==> flow/design.v <==
module pwm #(
    parameter step = 10000
)(
    input logic clk, 
    input logic rst,
    input integer duty_cycle,  
    output logic pwm_out
);
    integer pwm_on;
    localparam integer scalar = step/100;
    int pwm_count;
    logic switch;
    always_ff @(posedge clk) begin
        if (rst) begin
            pwm_on <= 0;
            pwm_count <= 0;
            switch <= 0;
        end
        else begin
        pwm_on <= duty_cycle*scalar;
        if (duty_cycle >= 99 || duty_cycle <= 1) begin
            if (duty_cycle >= 99) begin
                switch <= 0;
            end
            if (duty_cycle <= 1) begin
                switch <= 1;
            end
        end
        else begin
            if (pwm_count > pwm_on - 1) begin
                switch <= 1;
                if (pwm_count > step - 1) begin
                    pwm_count <= 0;
                    switch <= 0;
                end
                else begin
                    pwm_count <= pwm_count + 1;
                end
            end
            else begin
                pwm_count <= pwm_count + 1;
            end
        end
        end
    end
    assign pwm_out = (switch) ? 1'b1 : 1'b0;
endmodule
module ramp #(
    parameter step = 2000000,  
    parameter [0:6] steps = 7'b0011100,  
    parameter int n_steps = $bits(steps)
)(
    input logic clk,
    input logic rst,
    output int pwm_value
);
    integer stage;  
    integer count;  
    integer pwm_count;  
    localparam integer substep = step / 100;
    function automatic integer rate(input integer i);
        integer next;
        integer current;
        begin
            if (i < n_steps - 1) next = steps[i + 1] ? 100 : 0;
            else next = steps[0] ? 100 : 0;
            current = steps[i] ? 100 : 0;
            rate = (next - current) / 100;
        end
    endfunction
    integer stage_rate;
    always_comb begin
        stage_rate = 0;
        for (int i = 0; i < n_steps; i++)
            if (stage == i) stage_rate = rate(i);
    end
    always_ff @(posedge clk) begin
        if (rst) begin
            stage <= 0;
            count <= 0;
            pwm_count <= 0;
            if (steps[0]) pwm_value <= 100;
            else pwm_value <= 0;
        end
        else begin
        pwm_count <= pwm_count + 1;
        if (pwm_count == substep - 1) begin
            pwm_value <= pwm_value + stage_rate;
            pwm_count <= 0;
        end
        count <= count + 1;  
        if (count == step) begin
            count <= 0;  
            if (stage < n_steps - 1) begin
                stage <= stage + 1;
            end 
            else begin
                stage <= 0;
                if (steps[0]) pwm_value <= 100;
                else pwm_value <= 0;
            end
        end
        end
    end
endmodule
module top(
    input logic clk,
    input logic rst,
    output logic    RGB_G,
    output logic    RGB_R,
    output logic    RGB_B
);
    logic red_out;
    integer red;
    logic green_out;
    integer green;
    logic blue_out;
    integer blue;
    ramp #(
        .steps (7'b1100011)
    )
    u1 (
        .clk (clk),
        .rst (rst),
        .pwm_value (red)
    );
    ramp #(
        .steps (7'b0111000)
    )
    u2 (
            .clk (clk),
            .rst (rst),
            .pwm_value (green)
        );
    ramp #(
        .steps (7'b0001110)
    )
    u3 (
        .clk (clk),
        .rst (rst),
        .pwm_value (blue)
    );
    pwm u4 (
        .clk (clk),
        .rst (rst),
        .duty_cycle (red),
        .pwm_out (red_out)
    );
    assign RGB_R = red_out;
    pwm u5 (
        .clk (clk),
        .rst (rst),
        .duty_cycle (green),
        .pwm_out (green_out)
    );
    assign RGB_G = green_out;
    pwm u6 (
        .clk (clk),
        .rst (rst),
        .duty_cycle (blue),
        .pwm_out (blue_out)
    );
    assign RGB_B = blue_out;
endmodule
Ticket comment

== Reports on top ==
Tool output for the design above before and after an edit, in the order of the flow.
Lines under "unedited" count in the file above, lines under "edited" in the edited file.
"difference": "edited" minus "unedited" as printed here. "relative change": 100 x difference / "unedited".
Cell names lack the library's common part.
The mark -- stands for no value.
Inputs
  top: top
  clock port: clk
  library: sky130hd
  corner: tt_025C_1v80

== Diff ==
The edit as a unified diff against the file above.
This change comes from a script, not from a designer. The edited design behaves differently; no optimisation was intended.
begin of diff
@@ -28,5 +28,5 @@
         end
         else begin
-            if (pwm_count > pwm_on - 1) begin
+            if (pwm_count > (pwm_on ^ 1)) begin
                 switch <= 1;
                 if (pwm_count > step - 1) begin
end of diff

== Word level ==
Counts by Yosys on the flattened word-level netlist (proc, flatten, opt, wreduce; memories kept). Register bits leave out memories and registers merged into their read ports (data or address). Print and check cells are left out. Cells with the same type and inputs are merged into one.
Cells by class
  add/sub/neg operators: unedited 18, edited 15, difference -3, relative change -16.67%
  multiply operators: unedited 3, edited 3, difference 0, relative change 0.00%
  div/mod/pow operators: unedited 0, edited 0, difference 0
  order comparisons: unedited 15, edited 15, difference 0, relative change 0.00%
  eq/ne operators: unedited 26, edited 26, difference 0, relative change 0.00%
  shift-type cells: unedited 0, edited 0, difference 0
  mux-type cells: unedited 54, edited 54, difference 0, relative change 0.00%
  bitwise logic cells: unedited 0, edited 0, difference 0
  reduce/logical cells: unedited 16, edited 16, difference 0, relative change 0.00%
Operators with widths
  subtractor 32 x 2 -> 32 bit (second input constant): unedited 3, edited 0, difference -3, relative change -100.00%
  2-to-1 mux 32 bit: unedited 30, edited 30, difference 0, relative change 0.00%
  2-to-1 mux 1 bit: unedited 24, edited 24, difference 0, relative change 0.00%
  adder 32 x 2 -> 32 bit (second input constant): unedited 12, edited 12, difference 0, relative change 0.00%
  equality test 32 x 4 -> 1 bit (second input constant): unedited 9, edited 9, difference 0, relative change 0.00%
  equality test 32 x 3 -> 1 bit (second input constant): unedited 6, edited 6, difference 0, relative change 0.00%
  OR reduction 2 bit: unedited 6, edited 6, difference 0, relative change 0.00%
  adder 32 bit: unedited 3, edited 3, difference 0, relative change 0.00%
  equality test 32 x 16 -> 1 bit (second input constant): unedited 3, edited 3, difference 0, relative change 0.00%
  equality test 32 x 22 -> 1 bit (second input constant): unedited 3, edited 3, difference 0, relative change 0.00%
  greater-or-equal comparator 32 x 8 -> 1 bit (second input constant): unedited 3, edited 3, difference 0, relative change 0.00%
  > comparator 32 x 15 -> 1 bit (second input constant): unedited 3, edited 3, difference 0, relative change 0.00%
  > comparator 32 bit: unedited 3, edited 3, difference 0, relative change 0.00%
  <= comparator 32 x 2 -> 1 bit (second input constant): unedited 3, edited 3, difference 0, relative change 0.00%
  logical OR 1 bit: unedited 3, edited 3, difference 0, relative change 0.00%
  less-than comparator 32 x 4 -> 1 bit (second input constant): unedited 3, edited 3, difference 0, relative change 0.00%
  multiplier 32 x 6 -> 30 bit (second input constant): unedited 3, edited 3, difference 0, relative change 0.00%
  != test 3 x 1 -> 1 bit (second input constant): unedited 3, edited 3, difference 0, relative change 0.00%
  AND reduction 2 bit: unedited 3, edited 3, difference 0, relative change 0.00%
  nonzero test 2 bit: unedited 3, edited 3, difference 0, relative change 0.00%
  equality test 32 x 2 -> 1 bit (second input constant): unedited 2, edited 2, difference 0, relative change 0.00%
  logical NOT 32 bit: unedited 1, edited 1, difference 0, relative change 0.00%
Storage and ports
  bits in registers: unedited 573, edited 573, difference 0, relative change 0.00%
  latch bits: unedited 0, edited 0, difference 0
  memory bits (writable): unedited 0, edited 0, difference 0
  memory bits (read-only): unedited 0, edited 0, difference 0
  word width x clocked read ports: unedited 0, edited 0, difference 0
  memories: unedited 0, edited 0, difference 0
  bits of input ports: unedited 2, edited 2, difference 0, relative change 0.00%
  output and inout port bits: unedited 3, edited 3, difference 0, relative change 0.00%

== Depth ==
Depth = most cells in a row (Yosys ltp): at word level without a register or memory, in the mapped netlist without a sequential cell, where the memories' decode and read muxes count.
Depth
  depth in word-level cells: unedited 12, edited 12, difference 0, relative change 0.00%
  ABC_AREA: unedited 0, edited 0
  mapped depth: unedited 20, edited 17, difference -3, relative change -15.00%

== Synthesis result ==
Yosys stat after the flow's synthesis: flattened, memories mapped to cells. It holds for the ABC_AREA given above (unset counts as 0); a run with the other value may have another netlist.
Synthesis totals
  mapped cells: unedited 4867, edited 4819, difference -48, relative change -0.99%
  synthesis area (µm²): unedited 39699.3, edited 39205.1, difference -494.2, relative change -1.24%
  area of sequential cells (µm²): unedited 11471.0, edited 11471.0, difference 0.0, relative change 0.00%
  mapped flip-flops: unedited 573, edited 573, difference 0, relative change 0.00%
  buffer cells: unedited 99, edited 107, difference +8, relative change +8.08%
Cells by type
  inv_1: unedited 476, edited 557, difference +81, relative change +17.02%
  xnor2_1: unedited 245, edited 184, difference -61, relative change -24.90%
  xor2_1: unedited 307, edited 259, difference -48, relative change -15.64%
  a21oi_1: unedited 307, edited 261, difference -46, relative change -14.98%
  nand2_1: unedited 411, edited 372, difference -39, relative change -9.49%
  nor3_1: unedited 67, edited 99, difference +32, relative change +47.76%
  nor2_1: unedited 612, edited 592, difference -20, relative change -3.27%
  o21ai_0: unedited 141, edited 161, difference +20, relative change +14.18%
  or3_1: unedited 77, edited 58, difference -19, relative change -24.68%
  a21o_1: unedited 126, edited 108, difference -18, relative change -14.29%
  and3_1: unedited 93, edited 77, difference -16, relative change -17.20%
  nand3_1: unedited 190, edited 176, difference -14, relative change -7.37%
  a211oi_1: unedited 28, edited 42, difference +14, relative change +50.00%
  nand2b_1: unedited 24, edited 37, difference +13, relative change +54.17%
  nand4_1: unedited 108, edited 119, difference +11, relative change +10.19%
  or2_2: unedited 10, edited 19, difference +9, relative change +90.00%
  o211ai_1: unedited 5, edited 14, difference +9, relative change +180.00%
  buf_1: unedited 3, edited 12, difference +9, relative change +300.00%
The list need not be complete.
The figures by module come from a second, unflattened synthesis with its own total; it is not the netlist above.
Unflattened totals
  cells (unflattened synthesis): unedited 5142, edited 4707, difference -435, relative change -8.46%
  area total of the unflattened synthesis (µm²): unedited 41661.2, edited 39869.5, difference -1791.7, relative change -4.30%
Each row is one instance without its submodules.
Modules, unedited
  pwm: times used 3, cells 830, area 6769.0 µm², sequential area 1261.2 µm²
  ramp #(steps=99): times used 1, cells 880, area 7181.9 µm², sequential area 2562.5 µm²
  ramp #(steps=14): times used 1, cells 884, area 7101.8 µm², sequential area 2562.5 µm²
  ramp #(steps=56): times used 1, cells 888, area 7070.5 µm², sequential area 2562.5 µm²
  top: times used 1, cells 0, area 0.0 µm², sequential area 0.0 µm²
Modules, edited
  pwm: times used 3, cells 696, area 6214.7 µm², sequential area 1261.2 µm²
  ramp #(steps=99): times used 1, cells 880, area 7181.9 µm², sequential area 2562.5 µm²
  ramp #(steps=14): times used 1, cells 884, area 7101.8 µm², sequential area 2562.5 µm²
  ramp #(steps=56): times used 1, cells 855, area 6941.7 µm², sequential area 2562.5 µm²
  top: times used 1, cells 0, area 0.0 µm², sequential area 0.0 µm²

== Timing after synthesis ==
OpenSTA on the mapped netlist: ideal clock, no wires. The path of least setup slack (recovery checks aside). Input and output delay are each 20% of the period. Register names are those of the netlist, which keeps one name where synthesis merged equal registers.
Timing post-synthesis
  path type: unedited register to register, edited register to register
  start point: unedited register u1.stage[6], edited register u1.stage[6]
  end point: unedited register u1.pwm_value[31], edited register u1.pwm_value[29]
  clock period (ps): unedited 10000, edited 10000, difference 0, relative change 0.00%
  library setup time (ps): unedited 72, edited 129, difference +57
  time at the first pin (ps): unedited 0, edited 0, difference 0
  data arrival time (ps): unedited 6042, edited 6326, difference +284, relative change +4.70%
  slack (ps): unedited 3886, edited 3545, difference -341
  delay of the path (ps): unedited 6114, edited 6455, difference +341, relative change +5.58%
  stages: unedited 15, edited 14, difference -1, relative change -6.67%
  synthesis period reached (ps): unedited 6114, edited 6455, difference +341, relative change +5.58%
"delay of the path" is the arrival time less input delay plus setup time.
"stages" counts driving pins, that of a launching flip-flop among them; a cell with two outputs on the path counts twice.
"synthesis period reached" is the clock period less the worst setup slack; recovery checks do not enter. This is arithmetic on one report: input and output delays are still those of the set period (20% each).
Between the ends stands the longest chain of elaborated cells between them, by number of cells; it is not shown to be the way that was timed. Of several equally long chains one is given.
Each line given opens the expression or statement behind the cell; cells for indexed reads and writes are added by Yosys, which also makes memories of some case tables.
At most two assigning lines are given for a register; there are more.
Between the ends, post-synthesis, unedited
  cell sequence: dfxtp_1 nor4_1 nand4_1 nor4_1 ha_1 a211o_1 a21oi_1 a211oi_1 o21ai_0 a21oi_1 a31o_2 a211oi_1 o21ai_0 mux2i_1 mux2i_1
  cells in the longest elaborated chain: 11
  elaborated cells between the ends (all ways): 17
  classes of those cells: add/sub: 1; compare: 1; eq/ne: 6; mux: 9
Ends and longest elaborated chain, post-synthesis, unedited
  start: declaration: line 57  | integer stage;
  start: assignment: line 79  | stage <= 0;
  start: assignment: line 95  | stage <= stage + 1;
  equality test 32 x 2 -> 1 bit: line 75  | if (stage == i) stage_rate = rate(i);
  2-to-1 mux 32 bit (6 in a row): line 75
  adder 32 bit: line 88  | pwm_value <= pwm_value + stage_rate;
  2-to-1 mux 32 bit: line 87  | if (pwm_count == substep - 1) begin
  2-to-1 mux 32 bit: line 94  | if (stage < n_steps - 1) begin
  2-to-1 mux 32 bit: line 92  | if (count == step) begin
  end: assignment: line 88
  end: assignment: line 99  | if (steps[0]) pwm_value <= 100;
  end: declaration: line 55  | output int pwm_value
Between the ends, post-synthesis, edited
  cell sequence: dfxtp_1 nor4_1 nand4_1 nor4_1 ha_1 a211oi_1 o21bai_1 o31ai_1 a31oi_1 a21oi_1 o21ai_0 a21boi_0 xor2_1 o22ai_1
  cells in the longest elaborated chain: 11
  elaborated cells between the ends (all ways): 17
  classes of those cells: add/sub: 1; compare: 1; eq/ne: 6; mux: 9
Ends and longest elaborated chain, post-synthesis, edited
  start: declaration: line 57  | integer stage;
  start: assignment: line 79  | stage <= 0;
  start: assignment: line 95  | stage <= stage + 1;
  equality test 32 x 2 -> 1 bit: line 75  | if (stage == i) stage_rate = rate(i);
  2-to-1 mux 32 bit (6 in a row): line 75
  adder 32 bit: line 88  | pwm_value <= pwm_value + stage_rate;
  2-to-1 mux 32 bit: line 87  | if (pwm_count == substep - 1) begin
  2-to-1 mux 32 bit: line 94  | if (stage < n_steps - 1) begin
  2-to-1 mux 32 bit: line 92  | if (count == step) begin
  end: assignment: line 88
  end: assignment: line 99  | if (steps[0]) pwm_value <= 100;
  end: declaration: line 55  | output int pwm_value

== Worst path after layout ==
From the final timing report of each run of set A: the path of least setup slack in the routed layout; clock arrival at registers is part of the times.
The path's times are printed in steps of 10 ps; the period is the one set.
Timing after layout
  path type: unedited register to register, edited register to register
  start point: unedited register u6.pwm_on[5], edited register u1.pwm_value[3]
  end point: unedited register u6.pwm_count[30], edited register u4.pwm_on[28]
  clock period (ps): unedited 4810, edited 4810, difference 0, relative change 0.00%
  library setup time (ps): unedited 110, edited 110, difference 0
  time at the first pin (ps): unedited 620, edited 610, difference -10, relative change -1.61%
  data arrival time (ps): unedited 5040, edited 4970, difference -70, relative change -1.39%
  slack (ps): unedited 300, edited 340, difference +40
  stages: unedited 19, edited 18, difference -1, relative change -5.26%
Between the ends stands the longest chain of elaborated cells between them, by number of cells; it is not shown to be the way that was timed. Of several equally long chains one is given.
At most two assigning lines are given for a register; there are more.
Between the ends, after layout, unedited
  cell sequence: dfxtp_1 or3_1 or3b_4 or4_4 or4_4 nor2_4 nand2_2 nor2_2 xnor2_1 ha_1 a21o_1 a21o_1 a21oi_1 o21ai_0 a221oi_2 mux2_2 o21bai_2 buf_12 nor2_1
  cells in the longest elaborated chain: 3
  elaborated cells between the ends (all ways): 3
  classes of those cells: add/sub: 1; compare: 1; mux: 1
Ends and longest elaborated chain, after layout, unedited
  start: declaration: line 9  | integer pwm_on;
  start: assignment: line 15  | pwm_on <= 0;
  start: assignment: line 20  | pwm_on <= duty_cycle*scalar;
  subtractor 32 x 2 -> 32 bit: line 30  | if (pwm_count > pwm_on - 1) begin
  > comparator 32 bit: line 30
  2-to-1 mux 32 bit: line 30
  end: assignment: line 37  | pwm_count <= pwm_count + 1;
  end: assignment: line 41  | pwm_count <= pwm_count + 1;
  end: declaration: line 11  | int pwm_count;
Between the ends, after layout, edited
  cell sequence: dfxtp_1 inv_1 ha_1 inv_1 fa_1 inv_1 ha_1 ha_1 a21o_1 a21o_1 a2111oi_4 o32ai_1 o41ai_2 buf_4 o21a_1 o311ai_1 o31ai_1 mux2_2
  cells in the longest elaborated chain: 1
  elaborated cells between the ends (all ways): 1
  classes of those cells: mul: 1
Ends and longest elaborated chain, after layout, edited
  start: declaration: line 55  | output int pwm_value
  start: assignment: line 82  | if (steps[0]) pwm_value <= 100;
  start: assignment: line 88  | pwm_value <= pwm_value + stage_rate;
  multiplier 32 x 6 -> 30 bit: line 20  | pwm_on <= duty_cycle*scalar;
  end: assignment: line 15  | pwm_on <= 0;
  end: assignment: line 20
  end: declaration: line 9  | integer pwm_on;

== Flow runs ==
Both versions went through the flow (Yosys, OpenROAD) with the same settings in each pair. Constraints: input delay and output delay 20% of the set period each, output load 0.01 pF.
Flow settings, set A
  CORE_UTILIZATION: 40
  period_ns: 4.81
  CAP_MARGIN: 20
  CORE_MARGIN: 2
  SLEW_MARGIN: 20
Final reports, set A
  cell area after synthesis (µm²): unedited 39699.3, edited 39205.1, difference -494.2, relative change -1.24%
  full die area (µm²): unedited 101783.0, edited 100533.0, difference -1250.0, relative change -1.23%
  standard-cell area of the final layout (µm²): unedited 43933.4, edited 43246.5, difference -686.9, relative change -1.56%
  worst slack on setup checks (ps): unedited 297, edited 336, difference +39
  total power of the final layout (uW): unedited 10767, edited 10421, difference -346, relative change -3.21%
  clock period achieved (ps): unedited 4513, edited 4474, difference -39, relative change -0.86%
Flow settings, set B
  CAP_MARGIN: 20
  CELL_PAD_IN_SITES_DETAIL_PLACEMENT: 0
  CELL_PAD_IN_SITES_GLOBAL_PLACEMENT: 0
  CORE_ASPECT_RATIO: 0.84
  CORE_MARGIN: 9
  CORE_UTILIZATION: 21
  CTS_CLUSTER_DIAMETER: 313
  HOLD_SLACK_MARGIN: 0.17
  MAX_ROUTING_LAYER: met4
  MIN_ROUTING_LAYER: met1
  PLACE_DENSITY_LB_ADDON: 0.19
  period_ns: 6.5
  SLEW_MARGIN: 20
Final reports, set B
  cell area after synthesis (µm²): unedited 39699.3, edited 39205.1, difference -494.2, relative change -1.24%
  full die area (µm²): unedited 205080.0, edited 202629.0, difference -2451.0, relative change -1.20%
  standard-cell area of the final layout (µm²): unedited 45265.9, edited 44697.9, difference -568.0, relative change -1.25%
  worst slack on setup checks (ps): unedited 1373, edited 1535, difference +162
  total power of the final layout (uW): unedited 8030, edited 7955, difference -75, relative change -0.93%
  clock period achieved (ps): unedited 5127, edited 4965, difference -162, relative change -3.16%
"clock period achieved": clock period set for the run, less the worst setup slack. It is reckoned from that one timing run; input and output delays stay at 20% of the period that was set.
"total power of the final layout" rests on the timing tool's default activity at the inputs, not on a simulated workload.
